==> flow/design.v <==
`timescale 1ns/10ps
module SVD (
    clk,
    rst,
    we,
    oe,
    data_i,
    element_sel,
    ready,
    data_o_UV,
    data_o_S
);
input                clk;
input                rst;
input                we;
input                oe;
input         [1:0]  element_sel;
input         [4:0]  data_i;
output reg           ready;
output        [7:0]  data_o_UV;
output        [6:0]  data_o_S;
parameter STAND_BY   = 3'd0;
parameter DATA_IN    = 3'd1;
parameter CACULATION = 3'd2;
parameter READY      = 3'd3;
parameter DATA_OUT   = 3'd4;
parameter INPUT_0    = 2'd0;
parameter INPUT_1    = 2'd1;
parameter INPUT_2    = 2'd2;
parameter INPUT_3    = 2'd3;
parameter OUTPUT_0   = 2'd0;
parameter OUTPUT_1   = 2'd1;
parameter OUTPUT_2   = 2'd2;
parameter OUTPUT_3   = 2'd3;
wire                 next_start;
wire                 next_output_bit_sel;
wire                 finish;
wire                 ready_next;
reg           [2:0]  state;
reg           [2:0]  next_state;
reg                  start;
reg                  output_bit_sel;
reg           [2:0]  element_cnt;
reg           [2:0]  next_element_cnt;
reg    signed [9:0]  a0_i;
reg    signed [9:0]  a1_i;
reg    signed [9:0]  a2_i;
reg    signed [9:0]  a3_i;
reg    signed [9:0]  next_a0_i;
reg    signed [9:0]  next_a1_i;
reg    signed [9:0]  next_a2_i;
reg    signed [9:0]  next_a3_i;
reg           [7:0]  data_o_UV_r;
reg           [6:0]  data_o_S_r;
wire   signed [13:0] S0, S1, S2, S3;         
wire   signed [7:0]  U0, U1, U2, U3;
wire   signed [7:0]  V0, V1, V2, V3;
reg    signed [10:0] U[0:1][0:1],            
                     U_next[0:1][0:1],
                     V[0:1][0:1],
                     V_next[0:1][0:1];
reg    signed [17:0] S[0:1][0:1],            
                     S_next[0:1][0:1];
reg                  uv_count;
wire                 uv_count_next;
reg           [3:0]  i_count;
wire          [3:0]  i_count_next;
reg                  ref_count;
wire                 ref_count_next;
reg           [1:0]  state_c, 
                     state_c_next;
reg    signed [26:0] temp_S[0:1][0:1];
reg    signed [19:0] temp_U[0:1][0:1],
                     temp_V[0:1][0:1];
parameter UV_COUNT  = 1'd1;
parameter I_COUNT   = 4'd9;
parameter REF_COUNT = 1'd1;
parameter WAIT      = 2'd0;
parameter ROTATE    = 2'd1;
parameter MULTIPLY  = 2'd2;
parameter REFLECT   = 2'd3;
wire signed [17:0] KS  = 18'b0_0000_0000_010_111_100;
wire signed [10:0] KUV = 11'b0_0_100_110_101;
integer i, j;
assign next_start  = (element_cnt == 3'd3 && next_element_cnt == 3'd4)? 1'd1 : 1'd0;
assign next_output_bit_sel = (state == DATA_OUT || state == DATA_IN)? ~output_bit_sel : 1'd0; 
assign finish = (state == DATA_OUT && element_sel == OUTPUT_3 && output_bit_sel == 1'd1)? 1'd1 : 1'd0;
assign data_o_UV   = data_o_UV_r;
assign data_o_S   = data_o_S_r;
always@(*) begin
    case(state)
        STAND_BY:begin
            if(we == 1'd1) next_state = DATA_IN;
            else next_state = STAND_BY;
        end
        DATA_IN:begin
            if(start == 1'd1) next_state = CACULATION;
            else next_state = DATA_IN;
        end
        CACULATION:begin
            if(ready == 1'd1) next_state = READY;
            else next_state = CACULATION;
        end
        READY:begin
            if(oe == 1'd1) next_state = DATA_OUT;
            else next_state = READY;
        end
        DATA_OUT:begin
            if(finish == 1'd1) next_state = STAND_BY;
            else next_state = DATA_OUT;
        end
        default:next_state = state;
    endcase
end
always@(*) begin
    next_a0_i        = a0_i;
    next_a1_i        = a1_i;
    next_a2_i        = a2_i;
    next_a3_i        = a3_i;
    next_element_cnt = 3'd0;
    data_o_UV_r      = 8'd0;
    data_o_S_r       = 7'd0;
    case(state)
        DATA_IN:begin
            case(element_sel)
                INPUT_0: begin
                    if(output_bit_sel == 1'd0) begin
                        next_a0_i[4:0] = data_i;
                        next_element_cnt = element_cnt;
                    end
                    else begin
                        next_a0_i[9:5] = data_i;
                        next_element_cnt = element_cnt + 3'd1;
                    end
                end
                INPUT_1:begin
                    if(output_bit_sel == 1'd0) begin
                        next_a1_i[4:0] = data_i;
                        next_element_cnt = element_cnt;
                    end
                    else begin
                        next_a1_i[9:5] = data_i;
                        next_element_cnt = element_cnt + 3'd1;
                    end
                end
                INPUT_2:begin
                    if(output_bit_sel == 1'd0) begin
                        next_a2_i[4:0] = data_i;
                        next_element_cnt = element_cnt;
                    end
                    else begin
                        next_a2_i[9:5] = data_i;
                        next_element_cnt = element_cnt + 3'd1;
                    end
                end
                INPUT_3:begin 
                    if(output_bit_sel == 1'd0) begin
                        next_a3_i[4:0] = data_i;
                        next_element_cnt = element_cnt;
                    end
                    else begin
                        next_a3_i[9:5] = data_i;
                        next_element_cnt = element_cnt + 3'd1;
                    end
                end
            endcase
        end
        DATA_OUT:begin
            case(element_sel)
                OUTPUT_0: begin
                    if(output_bit_sel == 1'd0) begin
                        data_o_UV_r = U0[7:0];
                        data_o_S_r  = S0[6:0];
                    end
                    else begin
                        data_o_UV_r = V0[7:0];
                        data_o_S_r  = S0[13:7];
                    end
                end
                OUTPUT_1: begin
                    if(output_bit_sel == 1'd0) begin
                        data_o_UV_r = U1[7:0];
                        data_o_S_r  = S1[6:0];
                    end
                    else begin
                        data_o_UV_r = V1[7:0];
                        data_o_S_r  = S1[13:7];
                    end
                end
                OUTPUT_2: begin
                    if(output_bit_sel == 1'd0) begin
                        data_o_UV_r = U2[7:0];
                        data_o_S_r  = S2[6:0];
                    end
                    else begin
                        data_o_UV_r = V2[7:0];
                        data_o_S_r  = S2[13:7];
                    end
                end
                OUTPUT_3: begin
                    if(output_bit_sel == 1'd0) begin
                        data_o_UV_r = U3[7:0];
                        data_o_S_r  = S3[6:0];
                    end
                    else begin
                        data_o_UV_r = V3[7:0];
                        data_o_S_r  = S3[13:7];
                    end
                end
            endcase
        end
        default:begin
            next_a0_i        = a0_i;
            next_a1_i        = a1_i;
            next_a2_i        = a2_i;
            next_a3_i        = a3_i;
            next_element_cnt = 3'd0;
            data_o_UV_r      = 8'd0;
            data_o_S_r       = 7'd0;
        end
    endcase
end
assign uv_count_next  = (state_c == WAIT)? 1'd0: uv_count + 1'b1;
assign i_count_next   = (start == 1'd1 || (uv_count == UV_COUNT && i_count == I_COUNT))? 
                            4'd0: (uv_count == UV_COUNT)? i_count + 4'd1: i_count;
assign ref_count_next = (state_c == MULTIPLY && state_c_next == REFLECT)? 1'd0: ~ref_count;
assign ready_next = (start == 1'd1)? 1'd0: (state_c == REFLECT && ref_count == REF_COUNT)? 1'd1: ready;
assign S0 = S[0][0] >>> 4;
assign S1 = S[0][1] >>> 4;
assign S2 = S[1][0] >>> 4;
assign S3 = S[1][1] >>> 4;
assign U0 = U[0][0] >>> 3;
assign U1 = U[0][1] >>> 3;
assign U2 = U[1][0] >>> 3;
assign U3 = U[1][1] >>> 3;
assign V0 = V[0][0] >>> 3;
assign V1 = V[0][1] >>> 3;
assign V2 = V[1][0] >>> 3;
assign V3 = V[1][1] >>> 3;
always@(*) begin
    state_c_next = state_c;
    case(state_c)
        WAIT:     if(start == 1'd1) state_c_next = ROTATE;
        ROTATE:   if(uv_count == UV_COUNT && i_count == I_COUNT) state_c_next = MULTIPLY;
        MULTIPLY: state_c_next = REFLECT;
        REFLECT:  if(ref_count == REF_COUNT) state_c_next = WAIT;
    endcase
end
always@(*) begin
    temp_S[0][0] = 27'd0;
    temp_S[0][1] = 27'd0;
    temp_S[1][0] = 27'd0;
    temp_S[1][1] = 27'd0;
    temp_U[0][0] = 20'd0;
    temp_U[0][1] = 20'd0;
    temp_U[1][0] = 20'd0;
    temp_U[1][1] = 20'd0;
    temp_V[0][0] = 20'd0;
    temp_V[0][1] = 20'd0;
    temp_V[1][0] = 20'd0;
    temp_V[1][1] = 20'd0;
    S_next[0][0] = S[0][0];
    S_next[0][1] = S[0][1];
    S_next[1][0] = S[1][0];
    S_next[1][1] = S[1][1];
    U_next[0][0] = U[0][0];
    U_next[0][1] = U[0][1];
    U_next[1][0] = U[1][0];
    U_next[1][1] = U[1][1];
    V_next[0][0] = V[0][0];
    V_next[0][1] = V[0][1];
    V_next[1][0] = V[1][0];
    V_next[1][1] = V[1][1];
    case(state_c)
        WAIT: begin
            if(start == 1'd1) begin
                S_next[0][0] = $signed({ {2{a0_i[9]}}, a0_i[8:0], 7'b0 });
                S_next[0][1] = $signed({ {2{a1_i[9]}}, a1_i[8:0], 7'b0 });
                S_next[1][0] = $signed({ {2{a2_i[9]}}, a2_i[8:0], 7'b0 });
                S_next[1][1] = $signed({ {2{a3_i[9]}}, a3_i[8:0], 7'b0 });
                U_next[0][0] = 11'd512;
                U_next[0][1] = 11'd0;
                U_next[1][0] = 11'd0;
                U_next[1][1] = 11'd512;
                V_next[0][0] = 11'd512;
                V_next[0][1] = 11'd0;
                V_next[1][0] = 11'd0;
                V_next[1][1] = 11'd512;
            end
        end
        ROTATE: begin
            if(uv_count == 1'd0 && S[1][0] != $signed(18'd0)) begin  
                if(S[0][0][17] ^ S[1][0][17]) begin
                    S_next[0][0] = S[0][0] - (S[1][0] >>> i_count);
                    S_next[1][0] = S[1][0] + (S[0][0] >>> i_count);
                    S_next[0][1] = S[0][1] - (S[1][1] >>> i_count);
                    S_next[1][1] = S[1][1] + (S[0][1] >>> i_count);
                    U_next[0][0] = U[0][0] - (U[0][1] >>> i_count);
                    U_next[0][1] = U[0][1] + (U[0][0] >>> i_count);
                    U_next[1][0] = U[1][0] - (U[1][1] >>> i_count);
                    U_next[1][1] = U[1][1] + (U[1][0] >>> i_count);
                end
                else begin
                    S_next[0][0] = S[0][0] + (S[1][0] >>> i_count);
                    S_next[1][0] = S[1][0] - (S[0][0] >>> i_count);
                    S_next[0][1] = S[0][1] + (S[1][1] >>> i_count);
                    S_next[1][1] = S[1][1] - (S[0][1] >>> i_count);
                    U_next[0][0] = U[0][0] + (U[0][1] >>> i_count);
                    U_next[0][1] = U[0][1] - (U[0][0] >>> i_count);
                    U_next[1][0] = U[1][0] + (U[1][1] >>> i_count);
                    U_next[1][1] = U[1][1] - (U[1][0] >>> i_count);
                end
            end
            else if(uv_count == 1'd1 && S[0][1] != $signed(18'd0))begin
                if(S[0][0][17] ^ S[0][1][17]) begin  
                    S_next[0][0] = S[0][0] - (S[0][1] >>> i_count);
                    S_next[0][1] = S[0][1] + (S[0][0] >>> i_count);
                    S_next[1][0] = S[1][0] - (S[1][1] >>> i_count);
                    S_next[1][1] = S[1][1] + (S[1][0] >>> i_count);
                    V_next[0][0] = V[0][0] - (V[0][1] >>> i_count);
                    V_next[0][1] = V[0][1] + (V[0][0] >>> i_count);
                    V_next[1][0] = V[1][0] - (V[1][1] >>> i_count);
                    V_next[1][1] = V[1][1] + (V[1][0] >>> i_count);
                end
                else begin
                    S_next[0][0] = S[0][0] + (S[0][1] >>> i_count);
                    S_next[0][1] = S[0][1] - (S[0][0] >>> i_count);
                    S_next[1][0] = S[1][0] + (S[1][1] >>> i_count);
                    S_next[1][1] = S[1][1] - (S[1][0] >>> i_count);
                    V_next[0][0] = V[0][0] + (V[0][1] >>> i_count);
                    V_next[0][1] = V[0][1] - (V[0][0] >>> i_count);
                    V_next[1][0] = V[1][0] + (V[1][1] >>> i_count);
                    V_next[1][1] = V[1][1] - (V[1][0] >>> i_count);
                end
            end
        end
        MULTIPLY: begin
            temp_S[0][0] = KS * S[0][0];
            temp_S[0][1] = KS * S[0][1];
            temp_S[1][0] = KS * S[1][0];
            temp_S[1][1] = KS * S[1][1];
            temp_U[0][0] = KUV * U[0][0];
            temp_U[0][1] = KUV * U[0][1];
            temp_U[1][0] = KUV * U[1][0];
            temp_U[1][1] = KUV * U[1][1];
            temp_V[0][0] = KUV * V[0][0];
            temp_V[0][1] = KUV * V[0][1];
            temp_V[1][0] = KUV * V[1][0];
            temp_V[1][1] = KUV * V[1][1];
            S_next[0][0] = temp_S[0][0] >>> 9; 
            S_next[0][1] = temp_S[0][1] >>> 9; 
            S_next[1][0] = temp_S[1][0] >>> 9; 
            S_next[1][1] = temp_S[1][1] >>> 9; 
            U_next[0][0] = temp_U[0][0] >>> 9; 
            U_next[0][1] = temp_U[0][1] >>> 9; 
            U_next[1][0] = temp_U[1][0] >>> 9; 
            U_next[1][1] = temp_U[1][1] >>> 9; 
            V_next[0][0] = temp_V[0][0] >>> 9; 
            V_next[0][1] = temp_V[0][1] >>> 9; 
            V_next[1][0] = temp_V[1][0] >>> 9; 
            V_next[1][1] = temp_V[1][1] >>> 9; 
        end
        REFLECT: begin
            if(S[ref_count][ref_count][17] == 1'd1) begin
                S_next[0][ref_count] = $signed(~S[0][ref_count] + 18'd1);
                S_next[1][ref_count] = $signed(~S[1][ref_count] + 18'd1);
                V_next[0][ref_count] = $signed(~V[0][ref_count] + 11'd1);
                V_next[1][ref_count] = $signed(~V[1][ref_count] + 11'd1);
            end
        end
    endcase
end
always@(posedge clk or negedge rst) begin
	if(!rst) begin
        state           <= STAND_BY;
        start           <= 1'd0;
        element_cnt     <= 3'd0;
        output_bit_sel  <= 1'd0;
        a0_i            <= 10'd0;
        a1_i            <= 10'd0;
        a2_i            <= 10'd0;
        a3_i            <= 10'd0;
        for(i = 0; i != 2; i = i + 1) begin
            for(j = 0; j != 2; j = j + 1) begin
                S[i][j] <= 18'd0;
                U[i][j] <= 11'd0;
                V[i][j] <= 11'd0;
            end
        end
        ready           <= 1'd1;
        uv_count        <= 1'd0;
        i_count         <= 4'd0;
        ref_count       <= 1'd0;
        state_c         <= WAIT;
	end
	else begin
        state           <= next_state;
        start           <= next_start;
        element_cnt     <= next_element_cnt;
        output_bit_sel  <= next_output_bit_sel;
        a0_i            <= next_a0_i;
        a1_i            <= next_a1_i;
        a2_i            <= next_a2_i;
        a3_i            <= next_a3_i;
        for(i = 0; i != 2; i = i + 1) begin
            for(j = 0; j != 2; j = j + 1) begin
                S[i][j] <= S_next[i][j];
                U[i][j] <= U_next[i][j];
                V[i][j] <= V_next[i][j];
            end
        end
        ready           <= ready_next;
        uv_count        <= uv_count_next;
        i_count         <= i_count_next;
        ref_count       <= ref_count_next;
        state_c         <= state_c_next;
	end
end
endmodule
Appendix: tool output

Step by step through the tools: SVD
Tool output for the design above before and after an edit, in the order of the flow.
"orig" refers to lines of the RTL above, "edited" to lines of the edited file.
"delta" is "edited" less "orig", of the values as shown; "rel_change_pct" is that difference over "orig", in percent.
Operators: Yosys type, input widths -> output width; for muxes data width and select width s.
Cell names lack the library's common part.
{ "design": {"top_module": "SVD", "clk_port": "clk", "cell_library": "sky130hd", "corner": "tt_025C_1v80"} }

Diff
Unified diff, file above to edited file.
A script made this edit. It changes what the design does and was not meant as an optimisation.
begin of diff
@@ -325,5 +325,5 @@
                 else begin
                     S_next[0][0] = S[0][0] + (S[0][1] >>> i_count);
-                    S_next[0][1] = S[0][1] - (S[0][0] >>> i_count);
+                    S_next[0][1] = S[0][1] - (S[0][0] >>> 1);
                     S_next[1][0] = S[1][0] + (S[1][1] >>> i_count);
                     S_next[1][1] = S[1][1] - (S[1][0] >>> i_count);
end of diff

Word-level counts
Counts by Yosys on the flattened word-level netlist (proc, flatten, opt, wreduce). Print and check cells are left out. Cells with the same type and inputs are merged into one.
{ "word_totals": {"columns": ["element", "orig", "edited", "delta", "rel_change_pct"], "rows": [
  ["regBits", 217, 217, 0, 0.00],
  ["inputBits", 11, 11, 0, 0.00],
  ["output_inout_bits", 16, 16, 0, 0.00]
]} }
{ "op_classes": {"columns": ["element", "orig", "edited", "delta", "rel_change_pct"], "rows": [
  ["n_addsub", 41, 41, 0, 0.00],
  ["mul", 12, 12, 0, 0.00],
  ["n_eq", 38, 38, 0, 0.00],
  ["n_shift", 12, 12, 0, 0.00],
  ["n_mux", 128, 128, 0, 0.00],
  ["logic", 14, 14, 0, 0.00],
  ["n_reduce_logical", 48, 48, 0, 0.00]
]} }
{ "ops": {"columns": ["cell", "orig", "edited", "delta", "rel_change_pct"], "rows": [
  ["$sub 18x18->18", 8, 7, -1, -12.50],
  ["$sub 18x17->18", 0, 1, 1, null]
]} }
Unchanged operator kinds not shown: 58.

Depth
Depth = most cells in a row (Yosys ltp): at word level without a register or memory, in the mapped netlist without a sequential cell, where the memories' decode and read muxes count.
{ "logic_depth": {"columns": ["element", "orig", "edited", "delta", "rel_change_pct"], "rows": [
  ["depth_word", 12, 12, 0, 0.00],
  ["ABC_AREA", "0", "0", null, null],
  ["mapped_depth", 32, 29, -3, -9.38],
  ["mapped_depth_nobuf", 28, 25, -3, -10.71]
]} }

Mapped cells and area
Yosys stat after the flow's synthesis: flattened, memories mapped to cells. It holds for the ABC_AREA given above (unset counts as 0); a run with the other value may have another netlist.
{ "types": {"columns": ["type", "orig", "edited", "delta", "rel_change_pct"], "rows": [
  ["mux2i_1", 206, 138, -68, -33.01],
  ["nand2_1", 478, 424, -54, -11.30],
  ["mux4_2", 88, 141, 53, 60.23],
  ["inv_1", 703, 738, 35, 4.98],
  ["nor3_1", 79, 104, 25, 31.65],
  ["a221oi_1", 54, 78, 24, 44.44],
  ["a22oi_1", 30, 10, -20, -66.67],
  ["ha_1", 776, 792, 16, 2.06],
  ["nor2b_1", 46, 62, 16, 34.78],
  ["clkbuf_1", 191, 204, 13, 6.81],
  ["nor2_1", 430, 440, 10, 2.33],
  ["a21oi_1", 364, 354, -10, -2.75],
  ["mux2_2", 68, 78, 10, 14.71],
  ["o22ai_1", 24, 34, 10, 41.67],
  ["nor3b_1", 18, 9, -9, -50.00],
  ["a211oi_1", 34, 42, 8, 23.53],
  ["o211ai_1", 21, 29, 8, 38.10],
  ["a222oi_1", 18, 10, -8, -44.44]
]} }
Unchanged cell types not shown: 15.
Not every row of either side is listed.
{ "mapped": {"columns": ["element", "orig", "edited", "delta", "rel_change_pct"], "rows": [
  ["cells", 5994, 6081, 87, 1.45],
  ["area_um2", 51957.3, 53137.2, 1179.9, 2.27],
  ["ffs", 221, 221, 0, 0.00]
]} }

Path before layout
OpenSTA on the mapped netlist: ideal clock, no wires. The path of least setup slack (recovery checks aside). Input and output delay are each 20% of the period. Register names are those of the netlist, which keeps one name where synthesis merged equal registers.
{ "synth_timing": {"columns": ["element", "orig", "edited", "delta", "rel_change_pct"], "rows": [
  ["kind", "reg2reg", "reg2reg", null, null],
  ["from", "register i_count[3]", "register S", null, null],
  ["to", "register S", "register U", null, null],
  ["tclk_ns", 8.0, 8.0, 0.0, 0.00],
  ["setup_ns", 0.149, 0.133, -0.016, null],
  ["t_first_pin_ns", 0.000, 0.000, 0.000, null],
  ["arrival_ns", 6.199, 6.455, 0.256, 4.13],
  ["required_ns", 7.851, 7.867, 0.016, 0.20],
  ["setup_slack_ns", 1.652, 1.412, -0.240, null],
  ["delay_ns", 6.348, 6.588, 0.240, 3.78],
  ["stages", 31, 28, -3, -9.68],
  ["period_less_setup_slack_ns", 6.348, 6.588, 0.240, 3.78]
]} }
"delay_ns" = arrival - input delay + setup time.
"stages" counts driving pins, that of a launching flip-flop among them; a cell with two outputs on the path counts twice.
"period_less_setup_slack_ns" = period - worst setup slack (recovery checks aside). The figure is calculated, with input and output delays left at 20% of the set period.
An end named without its bit number is one bit of that signal or, where synthesis recoded a state register, one of its new flip-flops.
Between the ends stands the longest chain of elaborated cells between them, by number of cells; it is not shown to be the way that was timed. Of several equally long chains one is given.
Each line given opens the expression or statement behind the cell; cells for indexed reads and writes are added by Yosys, which also makes memories of some case tables.
{ "synth_via_orig": {"path_cell_list": "dfrtp_1 > buf_2 > inv_1 > buf_2 > buf_2 > clkbuf_1 > buf_2 > mux2i_1 > mux2_2 > ha_1 > inv_1 > nor2_1 > or4_1 > a211o_1 > a211o_1 > nand3b_4 > or2_1 > nor2_1 > xnor2_1 > o21ai_1 > ha_1 > or3_1 > nor3_1 > nor4b_1 > o21ai_0 > o221ai_1 > a31o_2 > nand4_1 > o31ai_1 > a311oi_1 > a41oi_1", "elab_chain_cells": 6} }
{ "synth_rtl_orig": {"columns": ["element", "line", "rtl"], "rows": [
  ["from (decl)", 66, "reg           [3:0]  i_count;"],
  ["from (assign)", 392, "i_count         <= 4'd0;"],
  ["from (assign)", 414, "i_count         <= i_count_next;"],
  ["$sshr 18x4->18", 327, "S_next[0][1] = S[0][1] - (S[0][0] >>> i_count);"],
  ["$sub 18x18->18", 327, null],
  ["$mux 18", 315, "if(S[0][0][17] ^ S[0][1][17]) begin"],
  ["$mux 18", 314, "else if(uv_count == 1'd1 && S[0][1] != $signed(18'd0))begin"],
  ["$mux 18", 292, "if(uv_count == 1'd0 && S[1][0] != $signed(18'd0)) begin"],
  ["$pmux 18 s4", 274, "case(state_c)"],
  ["to (assign)", 385, "S[i][j] <= 18'd0;"],
  ["to (assign)", 407, "S[i][j] <= S_next[i][j];"],
  ["to (decl)", 62, "reg    signed [17:0] S[0:1][0:1],"]
]} }
{ "synth_via_edited": {"path_cell_list": "dfrtp_1 > clkbuf_1 > clkinv_1 > ha_1 > and4_1 > a41oi_1 > buf_2 > buf_1 > buf_2 > buf_1 > mux4_2 > mux2i_1 > mux4_2 > ha_1 > o21ai_0 > ha_1 > nor2b_1 > o21ai_0 > a21boi_0 > o21ai_0 > a21boi_0 > o21ai_0 > a21boi_0 > o21a_1 > or3_1 > a31o_2 > a211oi_1 > a21oi_1", "elab_chain_cells": 4} }
{ "synth_rtl_edited": {"columns": ["element", "line", "rtl"], "rows": [
  ["from (decl)", 62, "reg    signed [17:0] S[0:1][0:1],"],
  ["from (assign)", 385, "S[i][j] <= 18'd0;"],
  ["from (assign)", 407, "S[i][j] <= S_next[i][j];"],
  ["$xor 1x1->1", 293, "if(S[0][0][17] ^ S[1][0][17]) begin"],
  ["$mux 11", 293, null],
  ["$mux 11", 292, "if(uv_count == 1'd0 && S[1][0] != $signed(18'd0)) begin"],
  ["$pmux 11 s3", 274, "case(state_c)"],
  ["to (assign)", 386, "U[i][j] <= 11'd0;"],
  ["to (assign)", 408, "U[i][j] <= U_next[i][j];"],
  ["to (decl)", 58, "reg    signed [10:0] U[0:1][0:1],"]
]} }

Worst path after layout
Path of least setup slack in the final report of each run of pair 1 (OpenROAD, finished layout, wires in). Where an end is a register, its clock arrival counts in the times.
{ "layout_timing": {"columns": ["element", "orig", "edited", "delta", "rel_change_pct"], "rows": [
  ["kind", "reg2reg", "reg2reg", null, null],
  ["from", "register i_count[1]", "register i_count[0]", null, null],
  ["to", "register S", "register S", null, null],
  ["tclk_ns", 8.0, 8.0, 0.0, 0.00],
  ["setup_ns", 0.15, 0.09, -0.06, null],
  ["t_first_pin_ns", 0.62, 0.57, -0.05, -8.06],
  ["arrival_ns", 7.77, 7.34, -0.43, -5.53],
  ["required_ns", 8.49, 8.49, 0.00, 0.00],
  ["setup_slack_ns", 0.73, 1.15, 0.42, null],
  ["stages", 27, 24, -3, -11.11]
]} }
An end named without its bit number is one bit of that signal or, where synthesis recoded a state register, one of its new flip-flops.
Between the ends stands the longest chain of elaborated cells between them, by number of cells; it is not shown to be the way that was timed. Of several equally long chains one is given.
{ "layout_via_orig": {"path_cell_list": "dfrtp_4 > mux4_2 > mux2i_1 > mux2i_1 > inv_1 > ha_1 > inv_1 > or2_1 > a2111oi_2 > a21oi_1 > xnor2_1 > nand3b_4 > or2_1 > nor2_1 > xnor2_1 > o21ai_1 > ha_1 > or3_1 > nor3_1 > nor4b_1 > o21ai_0 > o221ai_1 > a31o_2 > nand4_1 > o31ai_1 > a311oi_1 > a41oi_1", "elab_chain_cells": 6} }
{ "layout_rtl_orig": {"columns": ["element", "line", "rtl"], "rows": [
  ["from (decl)", 66, "reg           [3:0]  i_count;"],
  ["from (assign)", 392, "i_count         <= 4'd0;"],
  ["from (assign)", 414, "i_count         <= i_count_next;"],
  ["$sshr 18x4->18", 327, "S_next[0][1] = S[0][1] - (S[0][0] >>> i_count);"],
  ["$sub 18x18->18", 327, null],
  ["$mux 18", 315, "if(S[0][0][17] ^ S[0][1][17]) begin"],
  ["$mux 18", 314, "else if(uv_count == 1'd1 && S[0][1] != $signed(18'd0))begin"],
  ["$mux 18", 292, "if(uv_count == 1'd0 && S[1][0] != $signed(18'd0)) begin"],
  ["$pmux 18 s4", 274, "case(state_c)"],
  ["to (assign)", 385, "S[i][j] <= 18'd0;"],
  ["to (assign)", 407, "S[i][j] <= S_next[i][j];"],
  ["to (decl)", 62, "reg    signed [17:0] S[0:1][0:1],"]
]} }
{ "layout_via_edited": {"path_cell_list": "dfrtp_4 > mux4_2 > mux2_2 > nand2b_1 > nand2_1 > ha_1 > nand4_1 > nand2_1 > nand2_1 > nor3_1 > nor2_1 > xnor2_1 > nor2_1 > a21oi_1 > ha_1 > or2_2 > a21oi_1 > a31oi_1 > a211oi_1 > o21bai_1 > a21oi_1 > xor2_1 > a221oi_1 > a211oi_1", "elab_chain_cells": 6} }
{ "layout_rtl_edited": {"columns": ["element", "line", "rtl"], "rows": [
  ["from (decl)", 66, "reg           [3:0]  i_count;"],
  ["from (assign)", 392, "i_count         <= 4'd0;"],
  ["from (assign)", 414, "i_count         <= i_count_next;"],
  ["$sshr 18x4->18", 317, "S_next[0][1] = S[0][1] + (S[0][0] >>> i_count);"],
  ["$add 18x18->18", 317, null],
  ["$mux 18", 315, "if(S[0][0][17] ^ S[0][1][17]) begin"],
  ["$mux 18", 314, "else if(uv_count == 1'd1 && S[0][1] != $signed(18'd0))begin"],
  ["$mux 18", 292, "if(uv_count == 1'd0 && S[1][0] != $signed(18'd0)) begin"],
  ["$pmux 18 s4", 274, "case(state_c)"],
  ["to (assign)", 385, "S[i][j] <= 18'd0;"],
  ["to (assign)", 407, "S[i][j] <= S_next[i][j];"],
  ["to (decl)", 62, "reg    signed [17:0] S[0:1][0:1],"]
]} }

Flow runs
Both versions went through the flow (Yosys, OpenROAD) with the same settings in each pair. Constraints: input delay and output delay 20% of the set period each, output load 0.01 pF.
{ "settings_pair_1": {"period_ns": 8.0, "CAP_MARGIN": 20, "CORE_MARGIN": 2, "CORE_UTILIZATION": 40, "SLEW_MARGIN": 20} }
{ "results_pair_1": {"columns": ["element", "orig", "edited", "delta", "rel_change_pct"], "rows": [
  ["synth_area_um2", 51957.3, 53137.2, 1179.9, 2.27],
  ["final_die_area_um2", 132791.0, 135774.0, 2983.0, 2.25],
  ["final_cell_area_um2", 55420.7, 56710.6, 1289.9, 2.33],
  ["finalUtil_pct", 42.9, 43.1, 0.2, null],
  ["final_setup_ws_ns", 0.726, 1.145, 0.419, null],
  ["setup_tns_ns", 0.000, 0.000, 0.000, null],
  ["worst_hold_slack_ns", 0.489, 0.489, 0.000, null],
  ["period_less_ws_ns", 7.274, 6.855, -0.419, -5.76]
]} }
{ "settings_pair_2": {"ABC_AREA": 0, "CORE_ASPECT_RATIO": 0.62, "CORE_UTILIZATION": 44, "CTS_CLUSTER_SIZE": 69, "GPL_ROUTABILITY_DRIVEN": 1, "MAX_ROUTING_LAYER": "met4", "MIN_ROUTING_LAYER": "met1", "period_ns": 11.4, "CAP_MARGIN": 20, "CORE_MARGIN": 2, "SLEW_MARGIN": 20} }
{ "results_pair_2": {"columns": ["element", "orig", "edited", "delta", "rel_change_pct"], "rows": [
  ["synth_area_um2", 51957.3, 53137.2, 1179.9, 2.27],
  ["final_die_area_um2", 120929.0, 123643.0, 2714.0, 2.24],
  ["final_cell_area_um2", 55216.7, 56381.6, 1164.9, 2.11],
  ["finalUtil_pct", 47.0, 47.0, 0.0, null],
  ["final_setup_ws_ns", 3.100, 3.584, 0.484, null],
  ["setup_tns_ns", 0.000, 0.000, 0.000, null],
  ["worst_hold_slack_ns", 0.492, 0.486, -0.006, null],
  ["period_less_ws_ns", 8.300, 7.816, -0.484, -5.83]
]} }
"period_less_ws_ns" is the run's clock period less its worst setup slack. It is reckoned from that one timing run; input and output delays stay at 20% of the period that was set.
